==> flow/design.v <==
module DCT(input clk,
           input signed[11:0]a0,a1,a2,a3,a4,a5,a6,a7,
           output reg signed[11:0]b0,b1,b2,b3,b4,b5,b6,b7);
  wire [11:0] c1 = 12'b011111011000;
  wire [11:0] c2 = 12'b011101100100;
  wire [11:0] c3 = 12'b011010100110;
  wire [11:0] c4 = 12'b010110101000;
  wire [11:0] c5 = 12'b010001110001;
  wire [11:0] c6 = 12'b001100001111;
  wire [11:0] c7 = 12'b000110001111;
  wire signed [11:0] f07,f0_7,f16,f1_6,f25,f2_5,f34,f3_4;
  wire signed [11:0] f0734,f07_34,f1625,f16_25;
  wire signed [11:0] sum,diff;
  wire signed [11:0] x0,x1,x2,x3,x4,x5,x6,x7;
  wire signed[23:0]m8,m9,m10,m11,m12,m13,m14,m15,m16,m17,m18,m19,m20,m21,m22,m23,m24,m25,m26,m27;
  wire signed [23:0] m0,m1,m2,m3,m4,m5,m6,m7;
  reg [11:0] r0[7:0],r1[7:0],r2[7:0],r3[7:0],r4[7:0],r5[7:0],r6[7:0],r7 [7:0];
  wire [2:0] count = 0;
  add_sub B1(f07,f0_7,a0,a7);
  add_sub B2(f16,f1_6,a1,a6);
  add_sub B3(f25,f2_5,a2,a5);
  add_sub B4(f34,f3_4,a3,a4);
  add_sub B5(f0734,f07_34,f07,f34);
  add_sub B6(f1625,f16_25,f16,f25);
  add_sub B7(sum,diff,f0734,f1625);
  multiplier M1(m0,sum,c4);
  multiplier M2(m4,diff,c4);
  multiplier M3(m8,f07_34,c2);
  multiplier M4(m9,f16_25,c6);
  assign m2 = m8+m9;
  multiplier M5(m10,f07_34,c6);
  multiplier M6(m11,f16_25,c2);
  assign m6 = m10-m11;
  multiplier M7(m12,f0_7,c1);
  multiplier M8(m13,f0_7,c3);
  multiplier M9(m14,f0_7,c5);
  multiplier M10(m15,f0_7,c7);
  multiplier M11(m16,f1_6,c1);
  multiplier M12(m17,f1_6,c3);
  multiplier M13(m18,f1_6,c5);
  multiplier M14(m19,f1_6,c7);
  multiplier M15(m20,f2_5,c1);
  multiplier M16(m21,f2_5,c3);
  multiplier M17(m22,f2_5,c5);
  multiplier M18(m23,f2_5,c7);
  multiplier M19(m24,f3_4,c1);
  multiplier M20(m25,f3_4,c3);
  multiplier M21(m26,f3_4,c5);
  multiplier M22(m27,f3_4,c7);
  assign m1 = m12+m17+m22+m27;
  assign m3 = m13-m19-m20-m26;
  assign m5 = m14-m16+m23+m25;
  assign m7 = m15-m18+m21-m24;
  assign x0 = m0>>12;
  assign x1 = m1>>12;
  assign x2 = m2>>12;
  assign x3 = m3>>12;  
  assign x4 = m4>>12;
  assign x5 = m5>>12;
  assign x6 = m6>>12;
  assign x7 = m7>>12;
  always @(posedge clk)begin
    {b0,b1,b2,b3,b4,b5,b6,b7} <= {x0,x1,x2,x3,x4,x5,x6,x7};
  end
endmodule
module add_sub(
  output reg [11:0] sum,diff,                                           
  input [11:0] x,y                                                      
    );
always @(x or y)
begin
  sum=x+y;
  diff=x-y;
end
endmodule
module multiplier(
  output reg [23:0]out,
  input signed[11:0] x,y
);
  always @(x,y)begin
    out = x*y;
  end
endmodule
module block_mem(input clk,reset,wr,
		 input [11:0] in1,in2,in3,in4,in5,in6,in7,in8,
                 output reg [11:0] out0,out1,out2,out3,out4,out5,out6,out7
		);
  reg [11:0] mem_block[63:0];
reg [2:0] x,y;
  always@(posedge clk)
begin
	if(reset)
	begin
		x=0;
		y=0;
	end
	else if(wr==1)
	begin
      mem_block[(x*8)+0]<= in1;
      mem_block[(x*8)+1]<= in2;
      mem_block[(x*8)+2]<= in3;
      mem_block[(x*8)+3]<= in4;
      mem_block[(x*8)+4]<= in5;
      mem_block[(x*8)+5]<= in6;
      mem_block[(x*8)+6]<= in7;
      mem_block[(x*8)+7]<= in8;
		x<=x+1;
	end
  else if(wr==1'b0)
	begin
		out0 <=mem_block[y];
      out1 <=mem_block[8+y];
      out2 <=mem_block[16+y];
      out3 <=mem_block[24+y];
      out4 <=mem_block[32+y];
      out5 <=mem_block[40+y];
      out6 <=mem_block[48+y];
      out7 <=mem_block[56+y];
		y<= y+1;
	end
end
endmodule
module Full_DCT(input clk,wr_1,wr_2,reset,
           input [11:0]a0,a1,a2,a3,a4,a5,a6,a7,
           output signed[11:0]b0,b1,b2,b3,b4,b5,b6,b7);
  wire [11:0] r0,r1,r2,r3,r4,r5,r6,r7;
  DCT uut(clk,a0,a1,a2,a3,a4,a5,a6,a7,r0,r1,r2,r3,r4,r5,r6,r7);
  reg [11:0] R0,R1,R2,R3,R4,R5,R6,R7;
  wire [11:0] m10,m11,m12,m13,m14,m15,m16,m17;
  wire [11:0] m20,m21,m22,m23,m24,m25,m26,m27;
  reg dwr_1,dwr_2;
  always @(posedge clk)begin
    dwr_1 <= wr_1;
  end
  block_mem M1(clk,reset,dwr_1,
               r0,r1,r2,r3,r4,r5,r6,r7,
		       m10,m11,m12,m13,m14,m15,m16,m17
		      );
  always @(*) begin
    case(dwr_1)
      1'b0 : begin
            R0 = m10;
            R1 = m11;
            R2 = m12;
            R3 = m13;
            R4 = m14;
            R5 = m15;
            R6 = m16;
            R7 = m17;
      end
      default :begin
            R0 = 0;
            R1 = 0;
            R2 = 0;
            R3 = 0;
            R4 = 0;
            R5 = 0;
            R6 = 0;
            R7 = 0;
      end
      endcase
  end
  DCT uut1(clk,R0,R1,R2,R3,R4,R5,R6,R7,b0,b1,b2,b3,b4,b5,b6,b7);
endmodule
# --- Tool chain data of Full_DCT ---
# Each step is given for the RTL above and for the edited RTL.
# "orig" refers to lines of the RTL above, "edited" to lines of the edited file.
# "change" is "edited" less "orig", of the values as shown; "rel_change_pct" is that difference over "orig", in percent.
# Operators carry their Yosys type and port widths (W data, S select, Z words).
# Cell names lack the library's common part.
setup:
  top: "Full_DCT"
  clock_port: "clk"
  library: "sky130hd"
  pvt_corner: "tt_025C_1v80"

# --- Diff ---
# The edit as a unified diff against the file above.
# The edited RTL no longer does the same as the RTL above: the edit was made by script, with no optimisation intended.
# begin of diff
@@ -90,10 +90,5 @@
   always@(posedge clk)
 begin
-	if(reset)
-	begin
-		x=0;
-		y=0;
-	end
-	else if(wr==1)
+	if(wr==1)
 	begin
       mem_block[(x*8)+0]<= in1;
# end of diff

# --- Word-level counts ---
# Yosys after proc, flatten, opt, wreduce and memory -nomap, before mapping. Enables and synchronous resets that opt folds into registers are not counted as muxes. Memory bits, and registers merged into a memory's read port (data or address), are not among the register bits. Print and check cells are not counted.
# Yosys's memory passes give these memory sizes; they may raise the number of words (mostly to a power of two), join words into wider ones and drop unused or constant bits.
word_totals:
  columns: ["element", "orig", "edited", "change", "rel_change_pct"]
  rows:
  - ["ff_bits", 199, 199, 0, 0.00]
  - ["ramBits", 768, 768, 0, 0.00]
  - ["clocked_rd_ports_x_width", 96, 96, 0, 0.00]
  - ["mem_count", 1, 1, 0, 0.00]
  - ["input_bits", 100, 100, 0, 0.00]
  - ["out_inout_bits", 96, 96, 0, 0.00]
  - ["wordCells", 181, 169, -12, -6.63]
op_classes:
  columns: ["element", "orig", "edited", "change", "rel_change_pct"]
  rows:
  - ["addsub", 72, 72, 0, 0.00]
  - ["mul", 44, 44, 0, 0.00]
  - ["muxes", 42, 25, -17, -40.48]
  - ["n_logic", 2, 0, -2, -100.00]
  - ["n_reduce_logical", 1, 8, 7, 700.00]
memory_table:
  columns: ["element", "orig", "edited"]
  rows:
  - ["memory_list", "M1.mem_block 64 x 12 bit 8R8W", "M1.mem_block 64 x 12 bit 8R8W"]
op_table:
  columns: ["op", "orig", "edited", "change", "rel_change_pct"]
  rows:
  - ["$mux W12", 24, 16, -8, -33.33]
  - ["$mux W6", 16, 8, -8, -50.00]
  - ["$logic_not A1 Y1", 0, 8, 8, null]
  - ["$not A1 Y1", 2, 0, -2, -100.00]
  - ["$mux W1", 2, 1, -1, -50.00]
  - ["$reduce_and A2 Y1", 1, 0, -1, -100.00]
  - ["$add A12 B12 Y12", 14, 14, 0, 0.00]
  - ["$add A24 B24 Y24", 14, 14, 0, 0.00]
  - ["$sub A12 B12 Y12", 14, 14, 0, 0.00]
  - ["$sub A24 B24 Y24", 14, 14, 0, 0.00]
  - ["$mul A12 B10 Y22 const B", 12, 12, 0, 0.00]
  - ["$mul A12 B11 Y23 const B", 12, 12, 0, 0.00]
  - ["$mul A12 B9 Y21 const B", 12, 12, 0, 0.00]
  - ["$mul A12 B12 Y24 const B", 8, 8, 0, 0.00]
  - ["$add A6 B3 Y6 const A", 4, 4, 0, 0.00]
  - ["$add A6 B3 Y6 const B", 4, 4, 0, 0.00]
  - ["$add A3 B1 Y3 const B", 2, 2, 0, 0.00]
  - ["$add A5 B3 Y6 const A", 2, 2, 0, 0.00]
  - ["$add A6 B2 Y6 const B", 2, 2, 0, 0.00]
  - ["$add A4 B3 Y5 const A", 1, 1, 0, 0.00]
  - ["$add A6 B1 Y6 const B", 1, 1, 0, 0.00]

# --- Logic depth ---
# Yosys ltp: most cells in a row. Word level: on the elaborated netlist, between registers, memories and ports. Mapped: between sequential cells and ports; inverters and the memories' decode and read muxes count.
depth:
  columns: ["element", "orig", "edited", "change", "rel_change_pct"]
  rows:
  - ["depth_word", 6, 6, 0, 0.00]
  - ["abc_area", "0", "0", null, null]
  - ["mapped_depth", 51, 55, 4, 7.84]
  - ["mapped_depth_nobuf", 50, 53, 3, 6.00]

# --- After synthesis ---
# Yosys stat after the flow's synthesis: flattened, memories mapped to cells. It holds for the ABC_AREA given above (unset counts as 0); a run with the other value may have another netlist.
mapped:
  columns: ["element", "orig", "edited", "change", "rel_change_pct"]
  rows:
  - ["mapped_cells", 15278, 15236, -42, -0.27]
  - ["mapped_area_um2", 160975.6, 160413.8, -561.8, -0.35]
  - ["sequential_area_um2", 29928.7, 29988.8, 60.1, 0.20]
  - ["flip_flops", 1063, 1063, 0, 0.00]
  - ["buffers", 114, 121, 7, 6.14]
types:
  columns: ["cell_type", "orig", "edited", "change", "rel_change_pct"]
  rows:
  - ["inv_1", 3765, 3872, 107, 2.84]
  - ["nand2b_1", 165, 94, -71, -43.03]
  - ["nor3_1", 202, 166, -36, -17.82]
  - ["o21ai_0", 362, 331, -31, -8.56]
  - ["a21oi_1", 604, 631, 27, 4.47]
  - ["o21ai_1", 1, 26, 25, 2500.00]
  - ["o41ai_1", 50, 28, -22, -44.00]
  - ["a21o_1", 157, 178, 21, 13.38]
  - ["xnor2_1", 941, 961, 20, 2.13]
  - ["nor2_1", 642, 622, -20, -3.12]
  - ["or3_1", 38, 56, 18, 47.37]
  - ["a21boi_0", 38, 53, 15, 39.47]
  - ["o31a_1", 27, 12, -15, -55.56]
  - ["xor2_1", 304, 290, -14, -4.61]
  - ["o21a_1", 126, 112, -14, -11.11]
  - ["a211oi_1", 53, 39, -14, -26.42]
  - ["mux2i_1", 39, 26, -13, -33.33]
  - ["o2111ai_1", 25, 12, -13, -52.00]
# Not every row of either side is listed.
# The figures by module come from a second, unflattened synthesis with its own total; it is not the netlist above.
hier_totals:
  columns: ["element", "orig", "edited", "change", "rel_change_pct"]
  rows:
  - ["cells_unflattened", 33684, 33671, -13, -0.04]
  - ["area_unflattened_um2", 311533.8, 311512.5, -21.3, -0.01]
# Each row is one instance without its submodules.
by_module_orig:
  columns: ["module", "instances", "n_cells", "area_um2", "seq_area_um2"]
  rows:
  - ["multiplier", 44, 620, 5427.7, 0.0]
  - ["block_mem", 1, 1245, 32015.7, 26065.0]
  - ["DCT", 2, 1385, 12012.8, 1921.8]
  - ["add_sub", 14, 163, 1141.1, 0.0]
  - ["Full_DCT", 1, 107, 698.2, 20.0]
by_module_edited:
  columns: ["module", "instances", "n_cells", "area_um2", "seq_area_um2"]
  rows:
  - ["multiplier", 44, 620, 5427.7, 0.0]
  - ["block_mem", 1, 1232, 31994.4, 26125.1]
  - ["DCT", 2, 1385, 12012.8, 1921.8]
  - ["add_sub", 14, 163, 1141.1, 0.0]
  - ["Full_DCT", 1, 107, 698.2, 20.0]

# --- Path before layout ---
# Path of least setup slack by OpenSTA after synthesis, without wires, with an ideal clock, recovery checks aside; 20% of the period is set as input and as output delay. Where synthesis merged equal registers, the netlist keeps one of their names.
synth_path:
  columns: ["element", "orig", "edited", "change", "rel_change_pct"]
  rows:
  - ["path_kind", "input to register", "register to register", null, null]
  - ["start", "input a6[2]", "register dwr_1", null, null]
  - ["end", "register uut.b3[11]", "register uut1.b5[11]", null, null]
  - ["tclk_ns", 15.0, 15.0, 0.0, 0.00]
  - ["in_delay_ns", 3.000, null, null, null]
  - ["setup_ns", 0.121, 0.129, 0.008, null]
  - ["t_first_pin_ns", 3.000, 0.000, -3.000, -100.00]
  - ["arrival_ns", 14.478, 15.009, 0.531, 3.67]
  - ["required_ns", 14.879, 14.871, -0.008, -0.05]
  - ["setup_slack_ns", 0.402, -0.138, -0.540, null]
  - ["delay_ns", 11.599, 15.138, 3.539, 30.51]
  - ["driving_pins", 47, 45, -2, -4.26]
  - ["n_path_buf", 3, 3, 0, 0.00]
  - ["synth_period_reached_ns", 14.598, 15.138, 0.540, 3.70]
# "delay_ns" = arrival - input delay + setup time.
# "driving_pins" counts driving pins, that of a launching flip-flop among them; a cell with two outputs on the path counts twice.
# "synth_period_reached_ns" = period - worst setup slack (recovery checks aside). The figure is calculated, with input and output delays left at 20% of the set period.
# The rows between start and end are the longest chain of elaborated cells between them; the timing report does not say that the signal goes this way. Where chains are equally long, one stands for them.
# A line is the first line of the expression or statement that the cell stems from. Yosys adds cells for indexed reads and writes and turns some case tables into memories.
synth_via_orig:
  cell_sequence: "inv_1 ha_1 buf_2 o21a_1 o31a_1 or4_1 a311o_1 a21oi_1 o21bai_1 xnor2_1 inv_1 buf_2 buf_1 ha_1 inv_1 ha_1 inv_1 ha_1 [11 not listed] ha_1 inv_1 fa_1 fa_1 inv_1 fa_1 fa_1 inv_1 fa_1 ha_1 a21oi_1 inv_1 a31oi_1 a21oi_1 a211oi_1 xnor2_1 xnor2_1 xnor2_1"
  elab_chain_cells: 5
  cells_between: 5
  lines_between: 3
  classes_between: "add/sub (4); mul (1)"
synth_rtl_orig:
  columns: ["element", "line", "rtl"]
  rows:
  - ["from (decl)", 124, "input [11:0]a0,a1,a2,a3,a4,a5,a6,a7,"]
  - ["$sub A12 B12 Y12", 73, "diff=x-y;"]
  - ["$mul A12 B10 Y22", 81, "out = x*y;"]
  - ["$sub A24 B24 Y24 (3 in a row)", 51, "assign m3 = m13-m19-m20-m26;"]
  - ["to (decl)", 3, "output reg signed[11:0]b0,b1,b2,b3,b4,b5,b6,b7);"]
synth_via_edited:
  cell_sequence: "dfxtp_1 clkbuf_1 inv_2 clkbuf_1 nand2_1 ha_1 a2111oi_0 a21oi_1 a211oi_1 o21bai_1 a21o_1 xor2_1 inv_1 buf_1 fa_1 ha_1 fa_1 inv_1 [9 not listed] o41ai_1 xnor2_1 inv_1 fa_1 inv_1 ha_1 fa_1 fa_1 fa_1 xnor2_1 xnor2_1 xnor2_1 xnor2_1 xnor2_1 xnor2_1 xnor2_1 xnor2_1 xnor2_1"
  elab_chain_cells: 6
  cells_between: 19
  lines_between: 4
  classes_between: "add/sub (7); mul (4); mux (8)"
synth_rtl_edited:
  columns: ["element", "line", "rtl"]
  rows:
  - ["from (decl)", 126, "reg dwr_1,dwr_2;"]
  - ["from (assign)", 128, "dwr_1 <= wr_1;"]
  - ["$mux W12", 135, "case(dwr_1)"]
  - ["$sub A12 B12 Y12", 73, "diff=x-y;"]
  - ["$mul A12 B12 Y24", 81, "out = x*y;"]
  - ["$sub A24 B24 Y24", 52, "assign m5 = m14-m16+m23+m25;"]
  - ["$add A24 B24 Y24 (2 in a row)", 52, null]
  - ["to (decl)", 3, "output reg signed[11:0]b0,b1,b2,b3,b4,b5,b6,b7);"]

# --- Worst path after layout ---
# From the final timing report of the runs of pair A: the path of least setup slack in the routed layout; clock arrival at registers is part of the times.
layout_path:
  columns: ["element", "orig", "edited", "change", "rel_change_pct"]
  rows:
  - ["path_kind", "input to register", "input to register", null, null]
  - ["start", "input a4[0]", "input a1[0]", null, null]
  - ["end", "register uut.b1[11]", "register uut.b3[11]", null, null]
  - ["tclk_ns", 14.5, 14.5, 0.0, 0.00]
  - ["in_delay_ns", 2.90, 2.90, 0.00, 0.00]
  - ["setup_ns", 0.08, 0.12, 0.04, null]
  - ["t_first_pin_ns", 2.90, 2.90, 0.00, 0.00]
  - ["arrival_ns", 14.67, 14.68, 0.01, 0.07]
  - ["required_ns", 15.10, 15.09, -0.01, -0.07]
  - ["setup_slack_ns", 0.43, 0.42, -0.01, null]
  - ["driving_pins", 45, 49, 4, 8.89]
  - ["n_path_buf", 4, 3, -1, -25.00]
# The rows between start and end are the longest chain of elaborated cells between them; the timing report does not say that the signal goes this way. Where chains are equally long, one stands for them.
layout_via_orig:
  cell_sequence: "clkdlybuf4s50_1 ha_1 inv_1 fa_1 a21o_1 a21oi_1 o21bai_1 a21oi_1 o21bai_1 a21oi_1 xnor2_1 buf_12 inv_1 buf_4 fa_1 inv_1 ha_1 fa_1 [9 not listed] fa_1 inv_1 fa_1 fa_1 inv_1 fa_1 inv_1 ha_1 o21ai_0 a21oi_1 o211a_1 a31o_2 nor4_1 o41ai_1 buf_4 xnor2_1 xnor2_1 xnor2_1"
  elab_chain_cells: 3
  cells_between: 3
  lines_between: 3
  classes_between: "add/sub (2); mul (1)"
layout_rtl_orig:
  columns: ["element", "line", "rtl"]
  rows:
  - ["from (decl)", 124, "input [11:0]a0,a1,a2,a3,a4,a5,a6,a7,"]
  - ["$sub A12 B12 Y12", 73, "diff=x-y;"]
  - ["$mul A12 B10 Y22", 81, "out = x*y;"]
  - ["$add A24 B24 Y24", 50, "assign m1 = m12+m17+m22+m27;"]
  - ["to (decl)", 3, "output reg signed[11:0]b0,b1,b2,b3,b4,b5,b6,b7);"]
layout_via_edited:
  cell_sequence: "clkdlybuf4s50_1 inv_1 ha_1 inv_1 fa_1 a21o_1 a21oi_1 o21bai_1 a21oi_2 o21bai_1 a21oi_2 xnor2_2 inv_2 ha_1 ha_1 or2_2 ha_1 fa_1 [13 not listed] fa_1 inv_1 fa_1 fa_1 inv_1 fa_1 ha_1 and3_1 a221oi_2 buf_4 a31oi_1 a311o_1 a31o_2 and2_1 o21a_1 o21ai_0 nand2b_1 xnor3_1"
  elab_chain_cells: 5
  cells_between: 5
  lines_between: 3
  classes_between: "add/sub (4); mul (1)"
layout_rtl_edited:
  columns: ["element", "line", "rtl"]
  rows:
  - ["from (decl)", 119, "input [11:0]a0,a1,a2,a3,a4,a5,a6,a7,"]
  - ["$sub A12 B12 Y12", 73, "diff=x-y;"]
  - ["$mul A12 B10 Y22", 81, "out = x*y;"]
  - ["$sub A24 B24 Y24 (3 in a row)", 51, "assign m3 = m13-m19-m20-m26;"]
  - ["to (decl)", 3, "output reg signed[11:0]b0,b1,b2,b3,b4,b5,b6,b7);"]

# --- Measured runs ---
# Both versions went through the flow (Yosys, OpenROAD) with the same settings in each pair. Constraints: input delay and output delay 20% of the set period each, output load 0.01 pF.
settings_pair_A:
  period_ns: 14.5
  CAP_MARGIN: 20
  CORE_MARGIN: 2
  CORE_UTILIZATION: 40
  SLEW_MARGIN: 20
results_pair_A:
  columns: ["element", "orig", "edited", "change", "rel_change_pct"]
  rows:
  - ["yosys_chip_area_um2", 160975.6, 160413.8, -561.8, -0.35]
  - ["total_die_area_um2", 407529.0, 406113.0, -1416.0, -0.35]
  - ["finalCellArea_um2", 177599.0, 177707.0, 108.0, 0.06]
  - ["final_util_frac", 0.444, 0.445, 0.001, null]
  - ["setup_worst_slack_ns", 0.429, 0.415, -0.014, null]
  - ["final_setup_tns_ns", 0.000, 0.000, 0.000, null]
  - ["achieved_period_ns", 14.071, 14.085, 0.014, 0.10]
settings_pair_B:
  CORE_ASPECT_RATIO: 1.65
  CORE_UTILIZATION: 32
  CTS_CLUSTER_SIZE: 87
  GPL_TIMING_DRIVEN: 1
  PLACE_DENSITY_LB_ADDON: 0.15
  SETUP_SLACK_MARGIN: -0.67
  SLEW_MARGIN: 30
  period_ns: 25.5
  CAP_MARGIN: 20
  CORE_MARGIN: 2
results_pair_B:
  columns: ["element", "orig", "edited", "change", "rel_change_pct"]
  rows:
  - ["yosys_chip_area_um2", 160975.6, 160413.8, -561.8, -0.35]
  - ["total_die_area_um2", 508915.0, 507154.0, -1761.0, -0.35]
  - ["finalCellArea_um2", 176653.0, 176010.0, -643.0, -0.36]
  - ["final_util_frac", 0.353, 0.352, -0.001, null]
  - ["setup_worst_slack_ns", 7.453, 7.391, -0.062, null]
  - ["final_setup_tns_ns", 0.000, 0.000, 0.000, null]
  - ["achieved_period_ns", 18.047, 18.109, 0.062, 0.34]
# "achieved_period_ns" = clock period - worst setup slack. The figure is calculated, with input and output delays left at 20% of the set period.
